==> flow/design.v <==
`timescale 1ns / 1ps
module mul_ctrl
#(  parameter 					r = 10163,
	parameter					G_DAT_DEP = 159,
	parameter                   G_ADDR_W = 8,
    parameter                   G_DAT_W = 64,
    parameter                   H_ADDR_W = 7,
    parameter                   H_DAT_W = 14,
    parameter					H_DAT_DEP = 71)
(
	input						clk,
	input 						rst_b,
	input 						start,
	output reg 					done,
	output reg [G_ADDR_W-1:0]	g_addra,
	output reg 					g_wea,
	output reg [G_DAT_W-1:0]	g_douta,
	input      [G_DAT_W-1:0]	g_dina, 
	output reg [G_ADDR_W-1:0]	g_addrb,
	output reg 					g_web,
	output reg [G_DAT_W-1:0]	g_doutb,
	input      [G_DAT_W-1:0]	g_dinb,
	output reg [H_ADDR_W-1:0]	h_addra,
	output reg 					h_wea,
	output reg [H_DAT_W-1:0]	h_douta,
	input      [H_DAT_W-1:0]	h_dina, 
	output reg [G_ADDR_W-1:0]	f_addra,
	output reg 					f_wea,
	output reg [G_DAT_W-1:0]	f_douta,
	input      [G_DAT_W-1:0]	f_dina
    );
wire [H_DAT_W-1:0] h_dina_inv;
wire [5:0] offset, offset2;
wire [G_DAT_W-7:0] base;
reg [3:0] cnt;
reg h_flag;
reg [5:0] offset_reg,offset_reg2;
reg [2*G_DAT_W-1:0] rotate;
reg g_rd_done;
reg ld_done;
reg rot_done;
reg [1:0] f_wr_done;
parameter 		INIT = 3'd0,  
				READ_H = 3'd1,  
				READ_G = 3'd2,  
				LOAD = 3'd3,  
				ROTATE = 3'd4,
				ADD = 3'd5,
				WRITE_F = 3'd6;
reg    [2:0]   state, next_state;
always @ (posedge clk)
	  if (!rst_b)            
			state <= INIT;        
	  else                  
			state <= next_state; 
always @(*) begin
    case (state)
        INIT: 
            if (start)
                next_state = READ_H;
            else
                next_state = INIT;  
        READ_H:
        	if (cnt == 2)
                next_state = READ_G;  
            else 
            	next_state = READ_H;          
        READ_G:
        	if (g_rd_done)
        		next_state = LOAD;
        	else 
        		next_state = READ_G;	
        LOAD:	
        	if (ld_done)
        		next_state = ROTATE;
        	else 
        		next_state = LOAD;
        ROTATE:
        	if (rot_done)
        		next_state = ADD;
        	else 
        		next_state = ROTATE;
        ADD:
        	next_state = WRITE_F;
        WRITE_F:
        	if (done)
        		next_state = INIT;
        	else if (h_flag)
        		next_state = READ_H;	
        	else 
        		next_state = ROTATE;
        default:
            next_state = INIT;        
    endcase
end
always @(posedge clk) begin
	case (state)
		INIT: begin
			done <= 0;
			g_rd_done <= 0;
			ld_done <= 0;
			rot_done <= 0;
			f_wr_done <= 0;
			h_flag <= 0;
			cnt <= 0;
			offset_reg <= 0;
			offset_reg2 <= 0;
			rotate <= {2*G_DAT_W{1'b0}};
			g_addra <= 0;
			g_wea <= 0;
			g_douta <= {G_DAT_W{1'b0}};
			g_addrb <= 0;
			g_web <= 0;
			g_doutb <= {G_DAT_W{1'b0}};	
			h_addra <= 0;
			h_wea <= 0;
			h_douta <= {H_DAT_W{1'b0}};
			f_addra <= 0;
			f_wea <= 0;
			f_douta <= {G_DAT_W{1'b0}};
		end
		READ_H: begin
			done <= 0;
			g_rd_done <= 0;
			ld_done <= 0;
			rot_done <= 0;
			f_wr_done <= 0;
			h_flag <= 0;
			if (cnt != 2)
				cnt <= cnt + 1;
			else 
				cnt <= 0;	
			offset_reg <= offset_reg;
			offset_reg2 <= offset_reg2;
			rotate <= {2*G_DAT_W{1'b0}};
			g_addra <= 0;
			g_wea <= 0;
			g_douta <= {G_DAT_W{1'b0}};
			g_addrb <= 0;
			g_web <= 0;
			g_doutb <= {G_DAT_W{1'b0}};	
			h_addra <= h_addra;
			h_wea <= 0;
			h_douta <= {H_DAT_W{1'b0}};
			f_addra <= 0;
			f_wea <= 0;
			f_douta <= {G_DAT_W{1'b0}};			
		end
		READ_G: begin
			done <= 0;
			rot_done <= 0;
			f_wr_done <= 0;
			h_flag <= 0;
			if (!g_rd_done)
				cnt <= cnt + 1'd1;
			else 
				cnt <= 0;	
			offset_reg <= offset;
			offset_reg2 <= offset;
			rotate <= {2*G_DAT_W{1'b0}};
			if (base == G_DAT_DEP - 2 && cnt == 0 && offset_reg > 50) begin  
				g_addra <= base;
				g_addrb <= base + 1'd1;
				g_rd_done <= 0;
				ld_done <= 0;
			end
			else if (base == G_DAT_DEP - 2 && cnt == 1 && offset_reg > 50) begin  
				g_addra <= base + 1'd1;
				g_addrb <= 0;
				g_rd_done <= 1;
				ld_done <= 0;
			end
			else  if (cnt == 0) begin
				g_addra <= base;
				g_addrb <= base == G_DAT_DEP - 1 ? 0 : base + 1'd1;
				g_rd_done <= 0;
				ld_done <= 0;
			end
			else begin
				g_addra <= base;
				g_addrb <= base == G_DAT_DEP - 1 ? 0 : base + 1'd1;
				g_rd_done <= 1;
				ld_done <= 0;
			end
			g_wea <= 0;
			g_douta <= {G_DAT_W{1'b0}};
			g_web <= 0;
			g_doutb <= {G_DAT_W{1'b0}};	
			h_addra <= h_addra;
			h_wea <= 0;
			h_douta <= {H_DAT_W{1'b0}};
			f_addra <= 0;
			f_wea <= 0;
			f_douta <= {G_DAT_W{1'b0}};			
		end
		LOAD: begin
			done <= 0;
			g_rd_done <= 0;
			rot_done <= 0;
			f_wr_done <= 0;
			h_flag <= 0;
			if (ld_done)
				offset_reg <= g_addra == 0 ? offset2 : offset;
			else 
				offset_reg <= offset_reg;	
			offset_reg2 <= offset_reg2;
			if (ld_done)
				cnt <= 0;
			else 
				cnt <= cnt + 1'b1;	
			if (base == G_DAT_DEP - 2 && cnt == 0 && offset_reg > 50) begin
				rotate <= {g_dina,g_dinb[G_DAT_W-1:G_DAT_W-51],13'd0};
				ld_done <= 1;
			end
			else if (base == G_DAT_DEP - 2 && cnt == 1 && offset_reg > 50) begin
				rotate <= {rotate[2*G_DAT_W-1:2*G_DAT_W-115],g_dinb[G_DAT_W-1:G_DAT_W-13]};
				ld_done <= 0;	
			end	
			else if (base == G_DAT_DEP - 1) begin
				rotate <= {g_dina[G_DAT_W-1:G_DAT_W-51],g_dinb,13'b0};
				ld_done <= 1;
			end
			else begin
				rotate <= {g_dina,g_dinb};
				ld_done <= 1;
			end
			if (cnt == 0) begin
				h_addra <= h_addra;	
				g_addra <= g_addra != G_DAT_DEP - 1 ? g_addra + 1'd1 : 0;
				g_addrb <= g_addrb != G_DAT_DEP - 1 ? g_addrb + 1'd1 : 0;
			end
			else begin
				h_addra <= h_addra;
				g_addra <= g_addra;
				g_addrb <= g_addrb;
			end
			g_wea <= 0;
			g_douta <= {G_DAT_W{1'b0}};
			g_web <= 0;
			g_doutb <= {G_DAT_W{1'b0}};	
			h_wea <= 0;
			h_douta <= {H_DAT_W{1'b0}};
			f_addra <= 0;
			f_wea <= 0;
			f_douta <= {G_DAT_W{1'b0}};
		end
		ROTATE: begin
			done <= 0;
			g_rd_done <= 0;
			ld_done <= 0;
			f_wr_done <= 0;
			h_flag <= h_flag;
			if (cnt == 5)
				cnt <= 0;
			else	
				cnt <= cnt + 1;
			if (cnt == 4)
				rot_done <= 1;
			else 
				rot_done <= 0;	
			if (cnt == 0 && offset_reg2[0])
				rotate <= {rotate[2*G_DAT_W-2:0],1'b0};
			else if (cnt == 1 && offset_reg2[1])
				rotate <= {rotate[2*G_DAT_W-3:0],2'b0};
			else if (cnt == 2 && offset_reg2[2])
				rotate <= {rotate[2*G_DAT_W-5:0],4'b0};
			else if (cnt == 3 && offset_reg2[3])
				rotate <= {rotate[2*G_DAT_W-9:0],8'b0};
			else if (cnt == 4 && offset_reg2[4])
				rotate <= {rotate[2*G_DAT_W-17:0],16'b0};
			else if (cnt == 5 && offset_reg2[5])
				rotate <= {rotate[2*G_DAT_W-33:0],32'b0};
			else 
				rotate <= rotate;	
			g_wea <= 0;
			g_douta <= {G_DAT_W{1'b0}};			
			g_web <= 0;
			g_doutb <= {G_DAT_W{1'b0}};	
			if (cnt == 2 && h_flag) begin  
				h_addra <= h_addra;
				g_addra <= base;
				g_addrb <= base + 1'd1 == G_DAT_DEP ? 0 : base + 1'd1;
				offset_reg <= offset; 
				offset_reg2 <= offset_reg2;
			end
			else if (cnt == 3 && base == G_DAT_DEP - 2 && offset_reg > 50 && h_flag) begin  
				h_addra <= h_addra;
				g_addra <= base + 1'b1;
				g_addrb <= 0;
				offset_reg <= offset_reg;
				offset_reg2 <= offset_reg2;
			end
			else if (cnt == 3 && g_addra == G_DAT_DEP - 2 && offset_reg > 50) begin  
				h_addra <= h_addra;
				g_addra <= G_DAT_DEP - 1;
				g_addrb <= 0;
				offset_reg <= offset_reg;
				offset_reg2 <= offset_reg2;
			end
			else begin
				h_addra <= h_addra;
				g_addra <= g_addra;
				g_addrb <= g_addrb;
				offset_reg <= offset_reg;
				offset_reg2 <= offset_reg2;
			end
			h_wea <= 0;
			h_douta <= {H_DAT_W{1'b0}};
			f_addra <= f_addra;
			f_wea <= 0;
			f_douta <= {G_DAT_W{1'b0}};	
		end
		ADD: begin
			if (h_addra == H_DAT_DEP-1'b1 && f_addra == G_DAT_DEP-1'b1) 
				done <= 1;
			else
				done <= 0;	
			g_rd_done <= 0;
			ld_done <= 0;
			rot_done <= 0;
			f_wr_done <= 0;	
			offset_reg <= offset_reg;
			offset_reg2 <= offset_reg2;
			cnt <= 0;
			if (g_addra == G_DAT_DEP-1 && offset_reg > 50)  
				rotate <= {g_dina,g_dinb[G_DAT_W-1:G_DAT_W-51],13'd0};
			else if (g_addra == G_DAT_DEP-1 && (offset_reg < 50 || offset_reg == 50))
				rotate <= {g_dina[G_DAT_W-1:G_DAT_W-51],g_dinb,13'd0};
			else 	
				rotate <= {g_dina,g_dinb};	
			g_addra <= g_addra;
			g_wea <= 0;
			g_douta <= {G_DAT_W{1'b0}};
			g_addrb <= g_addrb;
			g_web <= 0;
			g_doutb <= {G_DAT_W{1'b0}};	
			h_wea <= 0;
			h_douta <= {H_DAT_W{1'b0}};
			if (f_addra == G_DAT_DEP-1) begin
				h_addra <= h_addra + 1;
				h_flag <= 1;  
			end				
			else begin
				h_addra <= h_addra;	
				h_flag <= 0;
			end
			f_addra <= f_addra;
			f_wea <= 1;
			f_douta <= f_addra != G_DAT_DEP-1 ? f_dina ^ rotate[2*G_DAT_W-1:2*G_DAT_W-G_DAT_W] : {f_dina[G_DAT_W-1:G_DAT_W-51] ^ rotate[2*G_DAT_W-1:2*G_DAT_W-51],13'b0};
		end
		WRITE_F: begin	
			done <= 0;	
			g_rd_done <= 0;
			ld_done <= 0;
			rot_done <= 0;
			f_wr_done <= 0;
			if (g_addra == G_DAT_DEP-1) begin
				offset_reg <= offset2;	
				offset_reg2 <= offset_reg;			
			end
			else begin
				offset_reg <= offset_reg;
				offset_reg2 <= offset_reg;
			end	
			cnt <= 0;			
			if (g_addra == G_DAT_DEP-1 && offset_reg > 50) 
				rotate <= {rotate[2*G_DAT_W-1:2*G_DAT_W-115],g_dinb[G_DAT_W-1:G_DAT_W-13]};
			else 
				rotate <= rotate;	
			g_addra <= g_addra != G_DAT_DEP - 1 ? g_addra + 1'd1 : 0;
			g_wea <= 0;
			g_douta <= {G_DAT_W{1'b0}};
			g_addrb <= g_addrb != G_DAT_DEP - 1 ? g_addrb + 1'd1 : 0;
			g_web <= 0;
			g_doutb <= {G_DAT_W{1'b0}};	
			h_wea <= 0;
			h_addra <= h_addra;	
			h_douta <= {H_DAT_W{1'b0}};
			h_flag <= h_flag;
			if (f_addra != G_DAT_DEP-1)
				f_addra <= f_addra + 1'b1;
			else 
				f_addra <= 0;	
			f_wea <= 0;
			f_douta <= {G_DAT_W{1'b0}};	
		end
	endcase
end
assign h_dina_inv = h_dina == 0 ? 0 : r - h_dina;
assign base = h_dina_inv[H_DAT_W-1:6];
assign offset = h_dina_inv[5:0];
assign offset2 = offset > 50 ? offset-51 : offset+13; 
endmodule
`timescale 1ns / 1ps
module bike_mul
#(  parameter               G_ADDR_W = 8,
    parameter               G_DAT_W = 64,
    parameter               H_ADDR_W = 7,
    parameter               H_DAT_W = 14
    )
(
    input                   clk,
    input                   rst_b,
    input                   start,
    output reg              done,
    output reg [G_ADDR_W-1:0] g_addra,
    input      [G_DAT_W-1:0]  g_douta,
    output reg [G_ADDR_W-1:0] g_addrb,
    input      [G_DAT_W-1:0]  g_doutb,
    output reg [H_ADDR_W-1:0] h_addra,
    input      [H_DAT_W-1:0]  h_douta,
    output reg                f_wea,
    output reg [G_ADDR_W-1:0] f_addra,
    output reg [G_DAT_W-1:0]  f_dina,
    input      [G_DAT_W-1:0]  f_douta
    );
wire                    mul_done;
wire                    mul_g_wea, mul_g_web;
wire [G_ADDR_W-1:0]     mul_g_addra, mul_g_addrb;
wire [G_DAT_W-1:0]      mul_g_douta, mul_g_doutb;
wire                    mul_h_wea;
wire [H_ADDR_W-1:0]     mul_h_addra;
wire [H_DAT_W-1:0]      mul_h_douta;
wire                    mul_f_wea;
wire [G_ADDR_W-1:0]     mul_f_addra;
wire [G_DAT_W-1:0]      mul_f_douta;
mul_ctrl mul0_ctrl (
    .clk                    (clk),
    .rst_b                  (rst_b),
    .start                  (start),
    .done                   (mul_done),
    .g_addra                (mul_g_addra),
    .g_wea                  (mul_g_wea),
    .g_douta                (mul_g_douta),
    .g_dina                 (g_douta),
    .g_addrb                (mul_g_addrb),
    .g_web                  (mul_g_web),
    .g_doutb                (mul_g_doutb),
    .g_dinb                 (g_doutb),
    .h_addra                (mul_h_addra),
    .h_wea                  (mul_h_wea),
    .h_douta                (mul_h_douta),
    .h_dina                 (h_douta),
    .f_addra                (mul_f_addra),
    .f_wea                  (mul_f_wea),
    .f_douta                (mul_f_douta),
    .f_dina                 (f_douta)
    );
always @(posedge clk) begin
    if (!rst_b) begin
        done    <= 1'b0;
        g_addra <= 0;
        g_addrb <= 0;
        h_addra <= 0;
        f_wea   <= 1'b0;
        f_addra <= 0;
        f_dina  <= 0;
    end
    else begin
        done    <= mul_done;
        g_addra <= mul_g_addra;
        g_addrb <= mul_g_addrb;
        h_addra <= mul_h_addra;
        f_wea   <= mul_f_wea;
        f_addra <= mul_f_addra;
        f_dina  <= mul_f_douta;
    end
end
endmodule
Appendix: tool output

* Tool chain data of bike_mul *
Each step is given for the RTL above and for the edited RTL.
Lines under "original" count in the file above, lines under "edited" in the edited file.
"difference": "edited" minus "original" as printed here.
Operators carry their Yosys type and port widths (W data, S select, Z words).
The mark -- stands for no value.

inputs
  design top = bike_mul
  clock port = clk
  library = sky130hd
  timing corner = tt_025C_1v80

* Edit of the RTL *
The edit as a unified diff against the file above.
The edit is scripted, without regard to the design's behaviour, which it may alter; it was not made to optimise anything.

begin of diff
@@ -395,5 +395,5 @@
 module bike_mul
 #(  parameter               G_ADDR_W = 8,
-    parameter               G_DAT_W = 64,
+    parameter               G_DAT_W = 48,
     parameter               H_ADDR_W = 7,
     parameter               H_DAT_W = 14
end of diff

* After elaboration *
Counts by Yosys on the flattened word-level netlist (proc, flatten, opt, wreduce; memories kept). Register bits leave out memories and registers merged into their read ports (data or address). Print and check cells are left out.

word-level totals
  item                        original  edited  difference
  bits in registers           345       297     -48
  output and inout port bits  97        81      -16
  elaborated cells            194       194     0

operators by class
  item                       original  edited  difference
  add/subtract/negate cells  10        10      0
  $lt $le $gt $ge            3         3       0
  equal/unequal tests        32        32      0
  mux-type cells             72        72      0
  bitwise operators          3         3       0
  reduce/logical cells       50        50      0

operators with widths
  cell              original  edited  difference
  $mux W128         8         0       -8
  $mux W112         0         8       +8
  $mux W64          1         0       -1
  $pmux W128 S5     1         0       -1
  $pmux W64 S2      1         0       -1
  $xor A51 B51 Y51  1         0       -1
  $xor A64 B64 Y64  1         0       -1
  $mux W48          0         1       +1
  $pmux W112 S5     0         1       +1
  $pmux W48 S2      0         1       +1
  $xor A35 B35 Y35  0         1       +1
  $xor A48 B48 Y48  0         1       +1

Operator kinds equal on both sides are left out: 61.

* Logic depth *
Depth = most cells in a row (Yosys ltp): at word level without a register or memory, in the mapped netlist without a sequential cell, where the memories' decode and read muxes count.

logic depth
  item                           original  edited  difference
  depth in word-level cells      9         9       0
  ABC_AREA                       0         0       --
  gate-level depth with buffers  16        15      -1

* Netlist *
Source: synth_stat.txt of the flow (Yosys; design flattened, memories mapped). It holds for the ABC_AREA given above (unset counts as 0); a run with the other value may have another netlist.

cell types
  cell type                   original  edited  difference
  sky130_fd_sc_hd__nand2_1    402       151     -251
  sky130_fd_sc_hd__nand3_1    204       32      -172
  sky130_fd_sc_hd__o21ai_0    163       286     +123
  sky130_fd_sc_hd__a21oi_1    184       97      -87
  sky130_fd_sc_hd__a211oi_1   2         86      +84
  sky130_fd_sc_hd__clkbuf_1   209       132     -77
  sky130_fd_sc_hd__o211ai_1   99        22      -77
  sky130_fd_sc_hd__a22o_1     5         78      +73
  sky130_fd_sc_hd__mux2i_1    28        89      +61
  sky130_fd_sc_hd__mux2_2     49        1       -48
  sky130_fd_sc_hd__o2111ai_1  52        6       -46
  sky130_fd_sc_hd__a222oi_1   61        17      -44
  sky130_fd_sc_hd__edfxtp_1   245       213     -32
  sky130_fd_sc_hd__xnor2_1    83        65      -18
  sky130_fd_sc_hd__dfxtp_1    104       88      -16
  sky130_fd_sc_hd__a221o_1    18        34      +16
  sky130_fd_sc_hd__buf_1      19        5       -14
  sky130_fd_sc_hd__and2_1     105       92      -13

Cell types equal on both sides are left out: 9.
The list need not be complete.

mapped netlist
  item                  original  edited    difference
  cell count            2,468     1,927     -541
  synthesis area (um2)  21,608.2  18,156.2  -3,452.0
  flip-flops            349       301       -48
  buffers               250       162       -88

The figures by module come from a second, unflattened synthesis with its own total; it is not the netlist above.

unflattened totals
  item                                           original  edited    difference
  cells (unflattened synthesis)                  2,386     2,353     -33
  area total of the unflattened synthesis (um2)  22,650.5  22,300.1  -350.4

Each row is one instance without its submodules.

by module, original
  module    instances  cells  area (um2)  seq. area (um2)
  mul_ctrl  1          2,182  20,026.7    7,497.2
  bike_mul  1          204    2,623.8     1,941.9

by module, edited
  module    instances  cells  area (um2)  seq. area (um2)
  mul_ctrl  1          2,182  20,026.7    7,497.2
  bike_mul  1          171    2,273.4     1,621.6

* Timing after synthesis *
OpenSTA on the mapped netlist: ideal clock, no wires. The path of least setup slack (recovery checks aside). Input and output delay are each 20% of the period. Register names are those of the netlist, which keeps one name where synthesis merged equal registers.

path after synthesis
  item                                 original                        edited                          difference
  path kind                            input to register               input to register               --
  start point                          input port h_douta[2]           input port h_douta[2]           --
  end point                            register mul0_ctrl.rotate[100]  register mul0_ctrl.rotate[100]  --
  period (ps)                          8,000                           8,000                           0
  external input delay (ps)            1,600                           1,600                           0
  setup time (ps)                      658                             469                             -189
  data arrival time (ps)               9,655                           5,671                           -3,984
  setup slack (ps)                     -2,313                          1,860                           +4,173
  path delay (ps)                      8,713                           4,540                           -4,173
  stages on the path                   11                              11                              0
  path buffers                         3                               0                               -3
  period reached after synthesis (ps)  10,313                          6,140                           -4,173

"path delay" is the arrival time less input delay plus setup time.
"stages on the path": output pins that drive a net of the path, with the launching flip-flop's if there is one; two outputs of one cell count as two.
"period reached after synthesis" = period - worst setup slack (recovery checks aside). The figure is calculated, with input and output delays left at 20% of the set period.
The rows between start and end are the longest chain of elaborated cells between them; the timing report does not say that the signal goes this way. Where chains are equally long, one stands for them.
Each line given opens the expression or statement behind the cell; cells for indexed reads and writes are added by Yosys, which also makes memories of some case tables.
A register here has more assigning lines than the two given.
original: The path ends at the enable pin of a flip-flop; only ways to that pin are counted.

between the ends, after synthesis, original
  path through = sky130_fd_sc_hd__buf_6 -> sky130_fd_sc_hd__inv_1 -> sky130_fd_sc_hd__ha_1 -> sky130_fd_sc_hd__buf_2 -> sky130_fd_sc_hd__nor4b_1 -> sky130_fd_sc_hd__nand4_1 -> sky130_fd_sc_hd__nand3_1 -> sky130_fd_sc_hd__a21o_2 -> sky130_fd_sc_hd__nor3_1 -> sky130_fd_sc_hd__buf_2 -> sky130_fd_sc_hd__a31oi_1
  length of the longest elaborated chain = 7

ends and longest elaborated chain, after synthesis, original
  item                              RTL line  RTL
  from (decl)                       411       input      [H_DAT_W-1:0]  h_douta,
  $sub A14 B14 Y14                  389       assign h_dina_inv = h_dina == 0 ? 0 : r - h_dina;
  $mux W14                          389
  $eq A8 B8 Y1                      215       else if (base == G_DAT_DEP - 2 && cnt == 1 && offset_reg > 50) begin
  $logic_and A1 B1 Y1 (2 in a row)  215
  $ne A3 B2 Y1                      --
  $reduce_and A4 Y1                 --
  to (assign)                       212       rotate <= {g_dina,g_dinb[G_DAT_W-1:G_DAT_W-51],13'd0};
  to (assign)                       216       rotate <= {rotate[2*G_DAT_W-1:2*G_DAT_W-115],g_dinb[G_DAT_W-1:G_DAT_W-13]};
  to (decl)                         38        reg [2*G_DAT_W-1:0] rotate;

edited: The path ends at the enable pin of a flip-flop; only ways to that pin are counted.

between the ends, after synthesis, edited
  path through = sky130_fd_sc_hd__inv_1 -> sky130_fd_sc_hd__ha_1 -> sky130_fd_sc_hd__nand3b_2 -> sky130_fd_sc_hd__xnor2_1 -> sky130_fd_sc_hd__inv_1 -> sky130_fd_sc_hd__ha_1 -> sky130_fd_sc_hd__and4_1 -> sky130_fd_sc_hd__nand2b_1 -> sky130_fd_sc_hd__nor3_2 -> sky130_fd_sc_hd__nand2_1 -> sky130_fd_sc_hd__and3_1
  length of the longest elaborated chain = 7

ends and longest elaborated chain, after synthesis, edited
  item                              RTL line  RTL
  from (decl)                       411       input      [H_DAT_W-1:0]  h_douta,
  $sub A14 B14 Y14                  389       assign h_dina_inv = h_dina == 0 ? 0 : r - h_dina;
  $mux W14                          389
  $eq A8 B8 Y1                      215       else if (base == G_DAT_DEP - 2 && cnt == 1 && offset_reg > 50) begin
  $logic_and A1 B1 Y1 (2 in a row)  215
  $ne A3 B2 Y1                      --
  $reduce_and A4 Y1                 --
  to (assign)                       212       rotate <= {g_dina,g_dinb[G_DAT_W-1:G_DAT_W-51],13'd0};
  to (assign)                       216       rotate <= {rotate[2*G_DAT_W-1:2*G_DAT_W-115],g_dinb[G_DAT_W-1:G_DAT_W-13]};
  to (decl)                         38        reg [2*G_DAT_W-1:0] rotate;

* Path in the finished layout *
From the final timing report of each run of pair A: the path of least setup slack in the routed layout; clock arrival at registers is part of the times.
The report prints the path's times to 10 ps; the period is as set.

path after layout
  item                       original                       edited                         difference
  path kind                  input to register              input to register              --
  start point                input port h_douta[2]          input port h_douta[2]          --
  end point                  register mul0_ctrl.rotate[43]  register mul0_ctrl.rotate[26]  --
  period (ps)                6,370                          6,370                          0
  external input delay (ps)  1,270                          1,270                          0
  setup time (ps)            260                            250                            -10
  data arrival time (ps)     5,280                          5,060                          -220
  setup slack (ps)           1,400                          1,620                          +220
  stages on the path         14                             15                             +1
  path buffers               2                              2                              0

The rows between start and end are the longest chain of elaborated cells between them; the timing report does not say that the signal goes this way. Where chains are equally long, one stands for them.
A register here has more assigning lines than the two given.
original: The path ends at the data pin of a flip-flop with enable; ways to the enable are not counted.

between the ends, after layout, original
  path through = sky130_fd_sc_hd__clkdlybuf4s50_1 -> sky130_fd_sc_hd__inv_1 -> sky130_fd_sc_hd__ha_1 -> sky130_fd_sc_hd__nor4b_1 -> sky130_fd_sc_hd__nand4_1 -> sky130_fd_sc_hd__o21a_1 -> sky130_fd_sc_hd__inv_1 -> sky130_fd_sc_hd__ha_1 -> sky130_fd_sc_hd__nand4_1 -> sky130_fd_sc_hd__a211o_1 -> sky130_fd_sc_hd__o21a_2 -> sky130_fd_sc_hd__buf_4 -> sky130_fd_sc_hd__a222oi_1 -> sky130_fd_sc_hd__nand3_1
  length of the longest elaborated chain = 8

ends and longest elaborated chain, after layout, original
  item                              RTL line  RTL
  from (decl)                       411       input      [H_DAT_W-1:0]  h_douta,
  $sub A14 B14 Y14                  389       assign h_dina_inv = h_dina == 0 ? 0 : r - h_dina;
  $mux W14                          389
  $eq A8 B8 Y1                      215       else if (base == G_DAT_DEP - 2 && cnt == 1 && offset_reg > 50) begin
  $logic_and A1 B1 Y1 (2 in a row)  215
  $mux W128                         215
  $mux W128                         211       if (base == G_DAT_DEP - 2 && cnt == 0 && offset_reg > 50) begin
  $pmux W128 S5                     97        case (state)
  to (assign)                       212       rotate <= {g_dina,g_dinb[G_DAT_W-1:G_DAT_W-51],13'd0};
  to (assign)                       216       rotate <= {rotate[2*G_DAT_W-1:2*G_DAT_W-115],g_dinb[G_DAT_W-1:G_DAT_W-13]};
  to (decl)                         38        reg [2*G_DAT_W-1:0] rotate;

edited: The path ends at the data pin of a flip-flop with enable; ways to the enable are not counted.

between the ends, after layout, edited
  path through = sky130_fd_sc_hd__clkdlybuf4s50_1 -> sky130_fd_sc_hd__inv_1 -> sky130_fd_sc_hd__ha_1 -> sky130_fd_sc_hd__nor4bb_4 -> sky130_fd_sc_hd__a311oi_1 -> sky130_fd_sc_hd__or3_1 -> sky130_fd_sc_hd__inv_1 -> sky130_fd_sc_hd__ha_1 -> sky130_fd_sc_hd__and4_1 -> sky130_fd_sc_hd__o21ai_0 -> sky130_fd_sc_hd__a21oi_1 -> sky130_fd_sc_hd__a21oi_2 -> sky130_fd_sc_hd__or2_1 -> sky130_fd_sc_hd__buf_4 -> sky130_fd_sc_hd__a221o_1
  length of the longest elaborated chain = 8

ends and longest elaborated chain, after layout, edited
  item                              RTL line  RTL
  from (decl)                       411       input      [H_DAT_W-1:0]  h_douta,
  $sub A14 B14 Y14                  389       assign h_dina_inv = h_dina == 0 ? 0 : r - h_dina;
  $mux W14                          389
  $eq A8 B8 Y1                      215       else if (base == G_DAT_DEP - 2 && cnt == 1 && offset_reg > 50) begin
  $logic_and A1 B1 Y1 (2 in a row)  215
  $mux W112                         215
  $mux W112                         211       if (base == G_DAT_DEP - 2 && cnt == 0 && offset_reg > 50) begin
  $pmux W112 S5                     97        case (state)
  to (assign)                       212       rotate <= {g_dina,g_dinb[G_DAT_W-1:G_DAT_W-51],13'd0};
  to (assign)                       216       rotate <= {rotate[2*G_DAT_W-1:2*G_DAT_W-115],g_dinb[G_DAT_W-1:G_DAT_W-13]};
  to (decl)                         38        reg [2*G_DAT_W-1:0] rotate;

* Measured runs *
Both versions went through the flow (Yosys, OpenROAD) with the same settings in each pair. Constraints: input delay and output delay 20% of the set period each, output load 0.01 pF.

flow settings, pair A
  CORE_UTILIZATION = 40
  PLACE_DENSITY = 0.6
  period_ns = 6.37
  CAP_MARGIN = 20
  CORE_MARGIN = 2
  SLEW_MARGIN = 20

measured results, pair A
  item                                                     original  edited    difference
  synthesis area (um2)                                     21,608.2  18,156.2  -3,452.0
  die area (um2)                                           55,896.8  47,110.7  -8,786.1
  area of the standard cells in the finished layout (um2)  26,246.4  22,066.2  -4,180.2
  utilization (%)                                          49.0      48.9      -0.1
  worst setup slack after layout (ps)                      1,402     1,618     +216
  final setup TNS (ps)                                     0         0         0
  worst hold slack in the final report (ps)                442       444       +2
  total power after layout (W)                             0.006463  0.005523  -0.000940
  clock period achieved (ps)                               4,968     4,752     -216

flow settings, pair B
  ABC_AREA = 1
  CELL_PAD_IN_SITES_GLOBAL_PLACEMENT = 2
  CORE_UTILIZATION = 40
  CTS_CLUSTER_SIZE = 95
  MAX_ROUTING_LAYER = met5
  PLACE_DENSITY = 0.58
  SETUP_SLACK_MARGIN = 2.04
  period_ns = 11.4
  CAP_MARGIN = 20
  CORE_MARGIN = 2
  SLEW_MARGIN = 20

measured results, pair B
  item                                                     original  edited    difference
  synthesis area (um2)                                     22,805.6  19,189.7  -3,615.9
  die area (um2)                                           58,939.7  49,742.4  -9,197.3
  area of the standard cells in the finished layout (um2)  27,516.4  23,098.4  -4,418.0
  utilization (%)                                          48.8      48.6      -0.2
  worst setup slack after layout (ps)                      5,389     5,319     -70
  final setup TNS (ps)                                     0         0         0
  worst hold slack in the final report (ps)                426       426       0
  total power after layout (W)                             0.003641  0.003175  -0.000466
  clock period achieved (ps)                               6,011     6,081     +70

"clock period achieved" is the run's clock period less its worst setup slack. It is reckoned from that one timing run; input and output delays stay at 20% of the period that was set.
"total power after layout" is the tool's figure for a default switching activity; nothing was simulated.
